==> flow/design.v <==
module sdram_controller (
        input   clk,
        input   rst,
        output  sdram_cle,
        output  sdram_cs,
        output  sdram_cas,
        output  sdram_ras,
        output  sdram_we,
        output  sdram_dqm,
        output  [1:0]  sdram_ba,
        output  [12:0] sdram_a,
        input   [31:0] sdram_dqi,
        output  [31:0] sdram_dqo,
        input   [22:0] user_addr,    
        input   rw,                  
        input   [31:0] data_in,      
        output  [31:0] data_out,     
        output  busy,                
        input   in_valid,            
        output  out_valid            
    );
    localparam tCASL            = 13'd2;        
    localparam tPRE             = 13'd2;        
    localparam tACT             = 13'd2;        
    localparam tREF             = 13'd6;        
    localparam tRef_Counter     = 10'd750;     
    wire [22:0] addr;
    wire [12:0] Mapped_RA;
    wire [1:0]  Mapped_BA;
    wire [7:0]  Mapped_CA;
    reg        req_rw_q;
    reg [22:0] req_addr_q;
    reg [31:0] req_data_q;
    reg        start_q;
    wire        eff_rw   = start_q ? req_rw_q   : rw;
    wire [22:0] eff_addr = start_q ? req_addr_q : user_addr;
    wire [31:0] eff_data = start_q ? req_data_q : data_in;
    assign Mapped_RA = {eff_addr[22:10]};
    assign Mapped_BA = {eff_addr[9:8]};
    assign Mapped_CA = {eff_addr[7:0]};
    assign addr = {Mapped_RA, Mapped_BA, Mapped_CA};
    wire[22:0]next_input_addr;
    wire[22:0]next_addr;
    wire [12:0] next_Mapped_RA;
    wire [1:0]  next_Mapped_BA;
    wire [7:0]  next_Mapped_CA;
    assign next_input_addr = eff_addr + 8;  
    assign next_Mapped_RA = {next_input_addr[22:10]};
    assign next_Mapped_BA = {next_input_addr[9:8]};
    assign next_Mapped_CA = {next_input_addr[7:0]};
    assign next_addr = {next_Mapped_RA,next_Mapped_BA,next_Mapped_CA}; 
    reg [31:0] cache_d[0:1], cache_q[0:1];
    reg [22:0] cache_addr_d[0:1], cache_addr_q[0:1];
    reg [1:0]  cache_cnt_d[0:1], cache_cnt_q[0:1]; 
    reg [1:0]  cache_vld_d, cache_vld_q;
    localparam CMD_UNSELECTED    = 4'b1000;
    localparam CMD_NOP           = 4'b0111;
    localparam CMD_ACTIVE        = 4'b0011;
    localparam CMD_READ          = 4'b0101;
    localparam CMD_WRITE         = 4'b0100;
    localparam CMD_TERMINATE     = 4'b0110;
    localparam CMD_PRECHARGE     = 4'b0010;
    localparam CMD_REFRESH       = 4'b0001;
    localparam CMD_LOAD_MODE_REG = 4'b0000;
    localparam STATE_SIZE = 4;
    localparam INIT = 4'd0,
               WAIT = 4'd1,
               PRECHARGE_INIT = 4'd2,
               REFRESH_INIT_1 = 4'd3,
               REFRESH_INIT_2 = 4'd4,
               LOAD_MODE_REG = 4'd5,
               IDLE = 4'd6,
               REFRESH = 4'd7,
               ACTIVATE = 4'd8,
               READ = 4'd9,
               READ_RES = 4'd10,
               WRITE = 4'd11,
               PRECHARGE = 4'd12;
    reg cle_d, cle_q;
    reg dqm_q, dqm_d;
    reg [3:0] cmd_d, cmd_q;
    reg [1:0] ba_d, ba_q;
    reg [12:0] a_d, a_q;
    reg [31:0] dq_d, dq_q;
    reg [31:0] dqi_d, dqi_q;
    reg dq_en_d, dq_en_q;
    assign sdram_cle = cle_q;
    assign sdram_cs = cmd_q[3];
    assign sdram_ras = cmd_q[2];
    assign sdram_cas = cmd_q[1];
    assign sdram_we = cmd_q[0];
    assign sdram_dqm = dqm_q;
    assign sdram_ba = ba_q;
    assign sdram_a = a_q;
    assign sdram_dqo = dq_en_q ? dq_q : 32'h00000000;
    reg [STATE_SIZE-1:0] state_d, state_q;
    reg [STATE_SIZE-1:0] next_state_d, next_state_q;
    reg [22:0] addr_d, addr_q;
    reg [31:0] data_d, data_q;
    reg out_valid_d, out_valid_q;
    reg [15:0] delay_ctr_d, delay_ctr_q;
    reg [9:0] refresh_ctr_d, refresh_ctr_q;
    reg refresh_flag_d, refresh_flag_q;
    reg ready_d, ready_q;
    reg start_d;
    reg rw_op_d, rw_op_q;
    reg [3:0] row_open_d, row_open_q;
    reg [12:0] row_addr_d[3:0], row_addr_q[3:0];
    reg [2:0] precharge_bank_d, precharge_bank_q;
    integer i;
    assign data_out = data_q;
    assign busy = !ready_q;
    assign out_valid = out_valid_q;
    always @* begin
        dq_d = dq_q;
        dqi_d = sdram_dqi;
        dq_en_d = 1'b0;  
        cle_d = cle_q;
        cmd_d = CMD_NOP;  
        dqm_d = 1'b0;
        ba_d = 2'd0;
        a_d = 13'd0;
        state_d = state_q;
        next_state_d = next_state_q;
        delay_ctr_d = delay_ctr_q;
        addr_d = addr_q;
        data_d = data_q;
        out_valid_d = 1'b0;
        precharge_bank_d = precharge_bank_q;
        rw_op_d = rw_op_q;
        ready_d = ready_q;
        start_d = start_q;
        row_open_d = row_open_q;
        for (i = 0; i < 4; i = i + 1)
            row_addr_d[i] = row_addr_q[i];
        refresh_flag_d = refresh_flag_q;
        refresh_ctr_d = refresh_ctr_q + 1'b1;
        if (refresh_ctr_q > tRef_Counter) begin
            refresh_ctr_d = 10'd0;
            refresh_flag_d = 1'b1;
        end
        cache_d[0] = cache_q[0];
        cache_d[1] = cache_q[1];
        cache_addr_d[0] = cache_addr_q[0];
        cache_addr_d[1] = cache_addr_q[1];
        cache_cnt_d[0] = cache_cnt_q[0];
        cache_cnt_d[1] = cache_cnt_q[1];
        cache_vld_d = cache_vld_q;
        case(cache_cnt_q[0])
            0:begin
                cache_d[0] = sdram_dqi;
                cache_cnt_d[0] = 2'b11;
            end
            1:cache_cnt_d[0] = 2'b00;
            2:cache_cnt_d[0] = 2'b01;
        endcase
        case(cache_cnt_q[1])
            0:begin
                cache_d[1] = sdram_dqi;
                cache_cnt_d[1] = 2'b11;
            end
            1:cache_cnt_d[1] = 2'b00;
            2:cache_cnt_d[1] = 2'b01;
        endcase
        case (state_q)
            INIT: begin
                row_open_d = 4'b0;
                out_valid_d = 1'b0;
                a_d = {3'b000, 1'b0, 2'b00, 3'b010, 1'b0, 3'b010};  
                ba_d = 2'b0;
                cle_d = 1'b1;
                state_d = WAIT;
                delay_ctr_d = 16'd0;
                next_state_d = IDLE;
                refresh_flag_d = 1'b0;
                refresh_ctr_d = 10'b1;
                ready_d = 1'b0;
                dq_en_d = 1'b0;
            end
            WAIT: begin
                delay_ctr_d = delay_ctr_q - 1'b1;
                if (delay_ctr_q == 13'd0) begin
                    state_d = next_state_q;
                end
            end
            IDLE: begin
            	start_d = start_q;
                if (ready_q && in_valid) begin
                        start_d = 1'd1;
                end
                if (refresh_flag_q) begin  
                    ready_d = 1'b0;
                    state_d = PRECHARGE;
                    next_state_d = REFRESH;
                    precharge_bank_d = 3'b100;  
                    refresh_flag_d = 1'b0;  
                end 
                else if ((ready_q && in_valid) || start_q) begin  
                    start_d = 1'd0;
                    ready_d = 1'b0;  
                    rw_op_d = eff_rw;  
                    addr_d = addr;
                    if (eff_rw)  
                        data_d = eff_data;
                    if (row_open_q[addr[9:8]]) begin
                        if (row_addr_q[addr[9:8]] == addr[22:10]) begin  
                            if (eff_rw)
                                state_d = WRITE;
                            else begin
                                if (cache_vld_q[addr[2]] && cache_cnt_q[addr[2]] == 2'b11 && cache_addr_q[addr[2]] == addr[22:0]) begin  
                                    out_valid_d = 1'b1;
                                    data_d = cache_q[addr[2]];
                                    if(row_open_q[next_addr[9:8]] && row_addr_q[next_addr[9:8]] == next_addr[22:10]) begin
                                        cmd_d = CMD_READ;
                                        a_d = {2'b0, 1'b0, next_addr[7:0], 2'b0};
                                        ba_d = next_addr[9:8];
                                        cache_addr_d[next_addr[2]] = next_addr;
                                        cache_cnt_d[next_addr[2]] = 2;
                    cache_vld_d[next_addr[2]] = 1'b1;
                                    end
                                end
                                else begin                  
                                    state_d = READ;
                                end
                            end
                        end 
                        else begin  
                            state_d = PRECHARGE;  
                            precharge_bank_d = {1'b0, addr[9:8]};
                            next_state_d = ACTIVATE;  
                        end
                    end 
                    else begin  
                        state_d = ACTIVATE;  
                    end
                end
                else if (!ready_q) begin
                    ready_d = 1;
                end
            end
            REFRESH: begin
                cmd_d = CMD_REFRESH;
                state_d = WAIT;
                delay_ctr_d = tREF;
                next_state_d = IDLE;
            end
            ACTIVATE: begin
                cmd_d = CMD_ACTIVE;
                a_d = addr_q[22:10];
                ba_d = addr_q[9:8];
                delay_ctr_d = tACT;
                state_d = WAIT;
                if (rw_op_q)
                    next_state_d = WRITE;
                else
                    next_state_d = READ;
                row_open_d[addr_q[9:8]] = 1'b1;  
                row_addr_d[addr_q[9:8]] = addr_q[22:10];
            end
            READ: begin
                cmd_d = CMD_READ;
                a_d = {2'b0, 1'b0, addr_q[7:0], 2'b0};
                ba_d = addr_q[9:8];
                state_d = WAIT;
                delay_ctr_d = tCASL; 
                next_state_d = READ_RES;
            end
            READ_RES: begin
                data_d = dqi_q;  
                out_valid_d = 1'b1;
                state_d = IDLE;
                if (row_open_q[next_addr[9:8]] && row_addr_q[next_addr[9:8]] == next_addr[22:10]) begin
                    cmd_d = CMD_READ;
                    a_d = {2'b0, 1'b0, next_addr[7:0], 2'b0};  
                    ba_d = next_addr[9:8];
                    cache_addr_d[next_addr[2]] = next_addr;
                    cache_cnt_d[next_addr[2]] = 2;
                    cache_vld_d[next_addr[2]] = 1'b1;
            	end
            end
            WRITE: begin
                cmd_d = CMD_WRITE;
                dq_d = data_q;
                dq_en_d = 1'b1;  
                a_d = {2'b0, 1'b0, addr_q[7:0], 2'b00};
                ba_d = addr_q[9:8];
                for (i = 0; i < 2; i = i + 1) begin
                    if (cache_addr_q[i] == addr_q) begin
                        cache_d[i] = data_q;
                        cache_cnt_d[i] = 2'b11;
                    end
                end
                state_d = IDLE;
            end
            PRECHARGE: begin
                cmd_d = CMD_PRECHARGE;
                a_d[10] = precharge_bank_q[2];  
                ba_d = precharge_bank_q[1:0];
                state_d = WAIT;
                delay_ctr_d = tPRE;
                if (precharge_bank_q[2]) begin
                    row_open_d = 4'b0000;  
                end else begin
                    row_open_d[precharge_bank_q[1:0]] = 1'b0;  
                end
            end
            default: state_d = INIT;
        endcase
    end
    always @(posedge clk) begin
        if(rst) begin
            cle_q <= 1'b0;
            dq_en_q <= 1'b0;
            state_q <= INIT;
            ready_q <= 1'b0;
            start_q <= 1'b0;
            cache_q[0] <= 0;
            cache_addr_q[0] <= 0;
            cache_cnt_q[0] <= 2'b11;
            cache_q[1] <= 0;
            cache_addr_q[1] <= 0;
            cache_cnt_q[1] <= 2'b11;
            cache_vld_q <= 2'b00;
        end else begin
            cle_q <= cle_d;
            dq_en_q <= dq_en_d;
            state_q <= state_d;
            ready_q <= ready_d;
            start_q <= start_d;
            cache_q[0] <= cache_d[0];
            cache_addr_q[0] <= cache_addr_d[0];
            cache_cnt_q[0] <= cache_cnt_d[0];
            cache_q[1] <= cache_d[1];
            cache_addr_q[1] <= cache_addr_d[1];
            cache_cnt_q[1] <= cache_cnt_d[1];
            cache_vld_q <= cache_vld_d;
        end
        cmd_q <= cmd_d;
        dqm_q <= dqm_d;
        ba_q <= ba_d;
        a_q <= a_d;
        dq_q <= dq_d;
        dqi_q <= dqi_d;
        next_state_q <= next_state_d;
        refresh_flag_q <= refresh_flag_d;
        refresh_ctr_q <= refresh_ctr_d;
        data_q <= data_d;
        addr_q <= addr_d;
        out_valid_q <= out_valid_d;
        row_open_q <= row_open_d;
        for (i = 0; i < 4; i = i + 1)
            row_addr_q[i] <= row_addr_d[i];
        precharge_bank_q <= precharge_bank_d;
        rw_op_q <= rw_op_d;
        if (state_q == IDLE && ready_q && in_valid) begin
            req_rw_q <= rw;
            req_addr_q <= user_addr;
            req_data_q <= data_in;
        end
        delay_ctr_q <= delay_ctr_d;
    end
endmodule
Appendix: tool output

* From RTL to reports: sdram_controller
Tool output for the design above before and after an edit, in the order of the flow.
"unedited" refers to lines of the RTL above, "edited" to lines of the edited file.
"change" is "edited" less "unedited", of the values as shown; "rel. change" is that difference over "unedited", in percent.
Operators carry their Yosys type and port widths (W data, S select, Z words).
The mark -- stands for no value.
- Top module :: sdram_controller
- Clock port :: clk
- Cell library :: sky130hd
- Library corner :: tt_025C_1v80

* The edit
The edit as a unified diff against the file above.
The edit is scripted: it alters the design's behaviour and was not made to optimise anything.
#+begin_src diff
@@ -286,5 +286,5 @@
                 ba_d = addr_q[9:8];
                 for (i = 0; i < 2; i = i + 1) begin
-                    if (cache_addr_q[i] == addr_q) begin
+                    if (cache_addr_q[i] != addr_q) begin
                         cache_d[i] = data_q;
                         cache_cnt_d[i] = 2'b11;
#+end_src

* Elaborated design
Source: Yosys, flattened and elaborated. Widths are those after wreduce. Registers that Yosys merges into a memory's read port (data or address) are not register bits. Print and check cells do not count. Equal cells are merged and count once.
** Word-level totals
- flip-flop bits (word level) :: unedited 409, edited 409, change 0, rel. change 0.00%
- latch bits :: unedited 0, edited 0, change 0
- bits in writable memories :: unedited 0, edited 0, change 0
- ROM bits :: unedited 0, edited 0, change 0
- word width x clocked read ports :: unedited 0, edited 0, change 0
- memory cells :: unedited 0, edited 0, change 0
- cells after elaboration :: unedited 318, edited 318, change 0, rel. change 0.00%
** Operators by class
- add/sub/neg operators :: unedited 6, edited 6, change 0, rel. change 0.00%
- $mul :: unedited 0, edited 0, change 0
- divide/modulo/power cells :: unedited 0, edited 0, change 0
- $lt $le $gt $ge :: unedited 1, edited 1, change 0, rel. change 0.00%
- equality and inequality tests :: unedited 41, edited 41, change 0, rel. change 0.00%
- shift operators :: unedited 7, edited 7, change 0, rel. change 0.00%
- muxes and demuxes :: unedited 171, edited 171, change 0, rel. change 0.00%
- bitwise operators :: unedited 16, edited 16, change 0, rel. change 0.00%
- reduce/logical cells :: unedited 41, edited 41, change 0, rel. change 0.00%
** Operators with widths
- $eq A23 B23 Y1 :: unedited 3, edited 1, change -2, rel. change -66.67%
- $ne A23 B23 Y1 :: unedited 0, edited 2, change +2
- $mux W2 :: unedited 49, edited 49, change 0, rel. change 0.00%
- $mux W23 :: unedited 23, edited 23, change 0, rel. change 0.00%
- $mux W1 :: unedited 16, edited 16, change 0, rel. change 0.00%
- $mux W13 :: unedited 16, edited 16, change 0, rel. change 0.00%
- $mux W32 :: unedited 15, edited 15, change 0, rel. change 0.00%
- $mux W4 :: unedited 12, edited 12, change 0, rel. change 0.00%
- $eq A2 B2 Y1 const B :: unedited 9, edited 9, change 0, rel. change 0.00%
- $mux W10 :: unedited 8, edited 8, change 0, rel. change 0.00%
- $ne A2 B2 Y1 const B :: unedited 8, edited 8, change 0, rel. change 0.00%
- $logic_and A1 B1 Y1 :: unedited 7, edited 7, change 0, rel. change 0.00%
- $not A1 Y1 :: unedited 7, edited 7, change 0, rel. change 0.00%
- $reduce_or A3 Y1 :: unedited 6, edited 6, change 0, rel. change 0.00%
- $eq A2 B1 Y1 const B :: unedited 5, edited 5, change 0, rel. change 0.00%
- $eq A4 B4 Y1 const B :: unedited 5, edited 5, change 0, rel. change 0.00%
- $logic_not A2 Y1 :: unedited 5, edited 5, change 0, rel. change 0.00%
- $pmux W2 S3 :: unedited 5, edited 5, change 0, rel. change 0.00%
- $pmux W23 S2 :: unedited 5, edited 5, change 0, rel. change 0.00%
- $pmux W2 S2 :: unedited 4, edited 4, change 0, rel. change 0.00%
- $reduce_and A2 Y1 :: unedited 4, edited 4, change 0, rel. change 0.00%
- $reduce_or A2 Y1 :: unedited 4, edited 4, change 0, rel. change 0.00%
- $eq A13 B13 Y1 :: unedited 3, edited 3, change 0, rel. change 0.00%
- $mux W3 :: unedited 3, edited 3, change 0, rel. change 0.00%
- $ne A3 B3 Y1 const B :: unedited 3, edited 3, change 0, rel. change 0.00%
- $pmux W1 S2 :: unedited 3, edited 3, change 0, rel. change 0.00%
- $reduce_and A3 Y1 :: unedited 3, edited 3, change 0, rel. change 0.00%
- $shift A1 B3 Y4 const A :: unedited 3, edited 3, change 0, rel. change 0.00%
The list need not be complete.

* Logic depth
Longest topological path by Yosys (ltp), each cell counted once; first at word level (registers and memories cut), then after technology mapping (sequential cells cut; the memories' decode and read muxes count).
** Logic depth
- depth after elaboration :: unedited 33, edited 33, change 0, rel. change 0.00%
- ABC_AREA :: unedited 0, edited 0
- depth in mapped cells :: unedited 20, edited 18, change -2, rel. change -10.00%
- mapped depth without buffers :: unedited 12, edited 12, change 0, rel. change 0.00%

* Synthesis result
The flow's flattened synthesis, as Yosys stat reports it; memories are mapped. The netlist is that of the ABC_AREA named above (0 if unset); the other value can give another one.
** Mapped netlist
- cell count :: unedited 1778, edited 1797, change +19, rel. change +1.07%
- synthesis area (µm²) :: unedited 19473.7, edited 19329.8, change -143.9, rel. change -0.74%
- sequential area (µm²) :: unedited 10400.0, edited 10400.0, change 0.0, rel. change 0.00%
- mapped flip-flops :: unedited 408, edited 408, change 0, rel. change 0.00%
- buffers :: unedited 97, edited 105, change +8, rel. change +8.25%
** Cell types
- sky130_fd_sc_hd__a21oi_1 :: unedited 148, edited 74, change -74, rel. change -50.00%
- sky130_fd_sc_hd__mux2_2 :: unedited 68, edited 17, change -51, rel. change -75.00%
- sky130_fd_sc_hd__nand2b_1 :: unedited 12, edited 46, change +34, rel. change +283.33%
- sky130_fd_sc_hd__a211oi_1 :: unedited 2, edited 35, change +33, rel. change +1650.00%
- sky130_fd_sc_hd__o21ai_0 :: unedited 60, edited 91, change +31, rel. change +51.67%
- sky130_fd_sc_hd__nand2_1 :: unedited 131, edited 161, change +30, rel. change +22.90%
- sky130_fd_sc_hd__a221oi_1 :: unedited 1, edited 28, change +27, rel. change +2700.00%
- sky130_fd_sc_hd__nor2_1 :: unedited 207, edited 181, change -26, rel. change -12.56%
- sky130_fd_sc_hd__mux2i_1 :: unedited 208, edited 185, change -23, rel. change -11.06%
- sky130_fd_sc_hd__nor2b_1 :: unedited 10, edited 32, change +22, rel. change +220.00%
- sky130_fd_sc_hd__buf_1 :: unedited 4, edited 16, change +12, rel. change +300.00%
- sky130_fd_sc_hd__xnor2_1 :: unedited 96, edited 107, change +11, rel. change +11.46%
- sky130_fd_sc_hd__nor3_1 :: unedited 15, edited 24, change +9, rel. change +60.00%
- sky130_fd_sc_hd__nor4_1 :: unedited 25, edited 20, change -5, rel. change -20.00%
- sky130_fd_sc_hd__nand4_1 :: unedited 18, edited 23, change +5, rel. change +27.78%
- sky130_fd_sc_hd__o211ai_1 :: unedited 5, edited 0, change -5, rel. change -100.00%
- sky130_fd_sc_hd__mux2_4 :: unedited 0, edited 5, change +5
- sky130_fd_sc_hd__or4_1 :: unedited 0, edited 5, change +5
The list need not be complete.

* Path before layout
Source: OpenSTA report_checks on the synthesized netlist (no wires, ideal clock, input and output delay 20% of the period each), path of least setup slack; recovery checks are left aside. Register names are those of the netlist, which keeps one name where synthesis merged equal registers.
** Timing after synthesis
- path type :: unedited register -> register, edited register -> register
- from :: unedited register start_q, edited register start_q
- to :: unedited register cache_addr_q[1][21], edited register cache_addr_q[0][14]
- period (ns) :: unedited 4.2, edited 4.2, change 0.0, rel. change 0.00%
- launch time at the first pin (ns) :: unedited 0.000, edited 0.000, change 0.000
- arrival time (ns) :: unedited 4.628, edited 4.530, change -0.098, rel. change -2.12%
- required time (ns) :: unedited 4.128, edited 4.079, change -0.049, rel. change -1.19%
- setup slack (ns) :: unedited -0.500, edited -0.451, change +0.049
- path delay (ns) :: unedited 4.700, edited 4.651, change -0.049, rel. change -1.04%
- stages on the path :: unedited 20, edited 19, change -1, rel. change -5.00%
- path buffers :: unedited 7, edited 6, change -1, rel. change -14.29%
- synthesis period reached (ns) :: unedited 4.7, edited 4.651, change -0.049, rel. change -1.04%
"path delay" = arrival - input delay + setup time.
"stages on the path": output pins that drive a net of the path, with the launching flip-flop's if there is one; two outputs of one cell count as two.
"synthesis period reached" = period - worst setup slack (recovery checks aside). The figure is calculated, with input and output delays left at 20% of the set period.
Between the ends, after synthesis, unedited:
- Cells stage by stage :: sky130_fd_sc_hd__dfxtp_1 sky130_fd_sc_hd__buf_6 sky130_fd_sc_hd__buf_6 sky130_fd_sc_hd__buf_2 sky130_fd_sc_hd__buf_2 sky130_fd_sc_hd__buf_2 sky130_fd_sc_hd__mux2i_1 sky130_fd_sc_hd__inv_1 sky130_fd_sc_hd__ha_1 sky130_fd_sc_hd__nand4_1 sky130_fd_sc_hd__a211oi_2 sky130_fd_sc_hd__xnor2_2 sky130_fd_sc_hd__mux4_2 sky130_fd_sc_hd__xor2_1 sky130_fd_sc_hd__or4b_4 sky130_fd_sc_hd__nor3_4 sky130_fd_sc_hd__and4_1 sky130_fd_sc_hd__buf_6 sky130_fd_sc_hd__buf_12 sky130_fd_sc_hd__mux2i_1
- Elaborated cells on any way between the ends :: 72
- Those cells by class :: add/sub (1); eq/ne (18); shift (3); mux (40); logic (2); reduce/logical (8)
** Ends and longest elaborated chain, after synthesis, unedited
- from (decl) :: line 34 : reg        start_q;
- from (assign) :: line 316 : start_q <= 1'b0;
- from (assign) :: line 329 : start_q <= start_d;
- to (assign) :: line 321 : cache_addr_q[1] <= 0;
- to (assign) :: line 334 : cache_addr_q[1] <= cache_addr_d[1];
- to (decl) :: line 53 : reg [22:0] cache_addr_d[0:1], cache_addr_q[0:1];
unedited: Chain of elaborated cells between the ends: none given.
Some nets on the timed path still bear RTL names; the line given drives or declares the net.
** Nets with RTL names, path after synthesis, unedited
- Mapped_CA[4] :: line 36 : wire [22:0] eff_addr = start_q ? req_addr_q : user_addr;
Between the ends, after synthesis, edited:
- Cells stage by stage :: sky130_fd_sc_hd__dfxtp_1 sky130_fd_sc_hd__buf_6 sky130_fd_sc_hd__buf_6 sky130_fd_sc_hd__buf_2 sky130_fd_sc_hd__mux2_2 sky130_fd_sc_hd__ha_1 sky130_fd_sc_hd__nand4b_1 sky130_fd_sc_hd__a211oi_2 sky130_fd_sc_hd__xnor2_1 sky130_fd_sc_hd__buf_4 sky130_fd_sc_hd__mux4_2 sky130_fd_sc_hd__xor2_1 sky130_fd_sc_hd__nor2_1 sky130_fd_sc_hd__and3_1 sky130_fd_sc_hd__nand4b_2 sky130_fd_sc_hd__or3_1 sky130_fd_sc_hd__buf_6 sky130_fd_sc_hd__buf_6 sky130_fd_sc_hd__mux2_4
- Elaborated cells on any way between the ends :: 72
- Those cells by class :: add/sub (1); eq/ne (18); shift (3); mux (40); logic (2); reduce/logical (8)
** Ends and longest elaborated chain, after synthesis, edited
- from (decl) :: line 34 : reg        start_q;
- from (assign) :: line 316 : start_q <= 1'b0;
- from (assign) :: line 329 : start_q <= start_d;
- to (assign) :: line 318 : cache_addr_q[0] <= 0;
- to (assign) :: line 331 : cache_addr_q[0] <= cache_addr_d[0];
- to (decl) :: line 53 : reg [22:0] cache_addr_d[0:1], cache_addr_q[0:1];
edited: Chain of elaborated cells between the ends: none given.
** Nets with RTL names, path after synthesis, edited
- Mapped_CA[3] :: line 36 : wire [22:0] eff_addr = start_q ? req_addr_q : user_addr;

* Timing after layout
Path of least setup slack in the final report of each run of set A (OpenROAD, finished layout, wires in). Where an end is a register, its clock arrival counts in the times.
** Timing post-layout
- path type :: unedited register -> register, edited input -> register
- from :: unedited register start_q, edited input port user_addr[3]
- to :: unedited register cache_addr_q[1][3], edited register cache_addr_q[1][1]
- period (ns) :: unedited 4.17, edited 4.17, change 0.00, rel. change 0.00%
- external input delay (ns) :: edited 0.83
- launch time at the first pin (ns) :: unedited 0.60, edited 0.83, change +0.23, rel. change +38.33%
- arrival time (ns) :: unedited 4.46, edited 4.51, change +0.05, rel. change +1.12%
- required time (ns) :: unedited 4.68, edited 4.62, change -0.06, rel. change -1.28%
- setup slack (ns) :: unedited 0.22, edited 0.12, change -0.10
- stages on the path :: unedited 15, edited 18, change +3, rel. change +20.00%
- path buffers :: unedited 2, edited 6, change +4, rel. change +200.00%
Between the ends stands the longest chain of elaborated cells between them, by number of cells; it is not shown to be the way that was timed. Of several equally long chains one is given.
Each line given opens the expression or statement behind the cell; cells for indexed reads and writes are added by Yosys, which also makes memories of some case tables.
Between the ends, post-layout, unedited:
- Cells stage by stage :: sky130_fd_sc_hd__dfxtp_4 sky130_fd_sc_hd__mux2i_1 sky130_fd_sc_hd__inv_1 sky130_fd_sc_hd__ha_4 sky130_fd_sc_hd__nand4_1 sky130_fd_sc_hd__a211oi_4 sky130_fd_sc_hd__xnor2_4 sky130_fd_sc_hd__buf_12 sky130_fd_sc_hd__mux4_2 sky130_fd_sc_hd__xnor2_2 sky130_fd_sc_hd__o211ai_1 sky130_fd_sc_hd__nor4bb_4 sky130_fd_sc_hd__and4_4 sky130_fd_sc_hd__clkbuf_16 sky130_fd_sc_hd__mux2i_1
- Elaborated cells on any way between the ends :: 72
- Those cells by class :: add/sub (1); eq/ne (18); shift (3); mux (40); logic (2); reduce/logical (8)
** Ends and longest elaborated chain, post-layout, unedited
- from (decl) :: line 34 : reg        start_q;
- from (assign) :: line 316 : start_q <= 1'b0;
- from (assign) :: line 329 : start_q <= start_d;
- to (assign) :: line 321 : cache_addr_q[1] <= 0;
- to (assign) :: line 334 : cache_addr_q[1] <= cache_addr_d[1];
- to (decl) :: line 53 : reg [22:0] cache_addr_d[0:1], cache_addr_q[0:1];
unedited: Chain of elaborated cells between the ends: none given.
Some nets on the timed path still bear RTL names; the line given drives or declares the net.
** Nets with RTL names, path post-layout, unedited
- Mapped_CA[3] :: line 36 : wire [22:0] eff_addr = start_q ? req_addr_q : user_addr;
Between the ends, post-layout, edited:
- Cells stage by stage :: sky130_fd_sc_hd__dlygate4sd2_1 sky130_fd_sc_hd__mux2_4 sky130_fd_sc_hd__ha_4 sky130_fd_sc_hd__nand4_1 sky130_fd_sc_hd__a211oi_2 sky130_fd_sc_hd__buf_4 sky130_fd_sc_hd__xnor2_4 sky130_fd_sc_hd__buf_6 sky130_fd_sc_hd__mux4_2 sky130_fd_sc_hd__xnor2_2 sky130_fd_sc_hd__nand4_1 sky130_fd_sc_hd__and4bb_1 sky130_fd_sc_hd__nand4b_4 sky130_fd_sc_hd__buf_6 sky130_fd_sc_hd__nor3_4 sky130_fd_sc_hd__buf_6 sky130_fd_sc_hd__buf_12 sky130_fd_sc_hd__mux2_2
- Length of the longest elaborated chain :: 21
- Elaborated cells on any way between the ends :: 35
- Those cells by class :: add/sub (1); eq/ne (9); shift (1); mux (19); reduce/logical (5)
** Ends and longest elaborated chain, post-layout, edited
- from (decl) :: line 14 : input   [22:0] user_addr,
- $mux W23 :: line 36 : wire [22:0] eff_addr = start_q ? req_addr_q : user_addr;
- $add A23 B4 Y23 :: line 47 : assign next_input_addr = eff_addr + 8;
- $eq A2 B2 Y1 :: line 213 : if(row_open_q[next_addr[9:8]] && row_addr_q[next_addr[9:8]] == next_addr[22:10]) begin
- $pmux W13 S4 :: line 213
- $mux W13 :: line 210 : if (cache_vld_q[addr[2]] && cache_cnt_q[addr[2]] == 2'b11 && cache_addr_q[addr[2]] == addr[22:0]) begin
- $mux W13 :: line 207 : if (eff_rw)
- $mux W13 :: line 206 : if (row_addr_q[addr[9:8]] == addr[22:10]) begin
- [7 not listed]
- $mux W23 :: line 210
- $mux W23 :: line 207
- $mux W23 :: line 206
- $mux W23 :: line 205 : if (row_open_q[addr[9:8]]) begin
- $mux W23 :: line 198 : else if ((ready_q && in_valid) || start_q) begin
- $mux W23 :: line 191 : if (refresh_flag_q) begin
- $pmux W23 S2 :: line 165 : case (state_q)
- to (assign) :: line 321 : cache_addr_q[1] <= 0;
- to (assign) :: line 334 : cache_addr_q[1] <= cache_addr_d[1];
- to (decl) :: line 53 : reg [22:0] cache_addr_d[0:1], cache_addr_q[0:1];
** Nets with RTL names, path post-layout, edited (line)
- Mapped_CA[3] :: 36

* Measured runs
Both versions went through the flow (Yosys, OpenROAD) with the same settings in each pair. Constraints: input delay and output delay 20% of the set period each, output load 0.01 pF.
Settings, set A:
- period_ns :: 4.17
- CAP_MARGIN :: 20
- CORE_MARGIN :: 2
- CORE_UTILIZATION :: 40
- SLEW_MARGIN :: 20
** Results, set A
- Yosys chip area after synthesis (µm²) :: unedited 19473.7, edited 19329.8, change -143.9, rel. change -0.74%
- total die area (µm²) :: unedited 50465.4, edited 50099.9, change -365.5, rel. change -0.72%
- std-cell area (final layout) (µm²) :: unedited 24423.4, edited 24612.4, change +189.0, rel. change +0.77%
- final utilization (%) :: unedited 50.9, edited 51.5, change +0.6
- worst setup slack after layout (ns) :: unedited 0.220, edited 0.116, change -0.104
- final setup TNS (ns) :: unedited 0.000, edited 0.000, change 0.000
- worst hold slack in the final report (ns) :: unedited 0.463, edited 0.464, change +0.001
- power consumption (uW) :: unedited 9961, edited 10109, change +148, rel. change +1.49%
- period reached (ns) :: unedited 3.950, edited 4.054, change +0.104, rel. change +2.63%
Settings, set B:
- ABC_AREA :: 0
- CELL_PAD_IN_SITES_DETAIL_PLACEMENT :: 0
- CORE_UTILIZATION :: 43
- GPL_ROUTABILITY_DRIVEN :: 0
- MAX_ROUTING_LAYER :: met4
- PLACE_DENSITY_LB_ADDON :: 0.27
- TNS_END_PERCENT :: 20
- period_ns :: 4.18
- CAP_MARGIN :: 20
- CORE_MARGIN :: 2
- SLEW_MARGIN :: 20
** Results, set B
- Yosys chip area after synthesis (µm²) :: unedited 19473.7, edited 19329.8, change -143.9, rel. change -0.74%
- total die area (µm²) :: unedited 47006.6, edited 46664.6, change -342.0, rel. change -0.73%
- std-cell area (final layout) (µm²) :: unedited 24389.6, edited 24440.9, change +51.3, rel. change +0.21%
- final utilization (%) :: unedited 54.9, edited 55.1, change +0.2
- worst setup slack after layout (ns) :: unedited 0.204, edited 0.145, change -0.059
- final setup TNS (ns) :: unedited 0.000, edited 0.000, change 0.000
- worst hold slack in the final report (ns) :: unedited 0.473, edited 0.465, change -0.008
- power consumption (uW) :: unedited 9979, edited 9865, change -114, rel. change -1.14%
- period reached (ns) :: unedited 3.976, edited 4.035, change +0.059, rel. change +1.48%
"period reached": clock period set for the run, less the worst setup slack. It is reckoned from that one timing run; input and output delays stay at 20% of the period that was set.
"power consumption" is the tool's figure for a default switching activity; nothing was simulated.
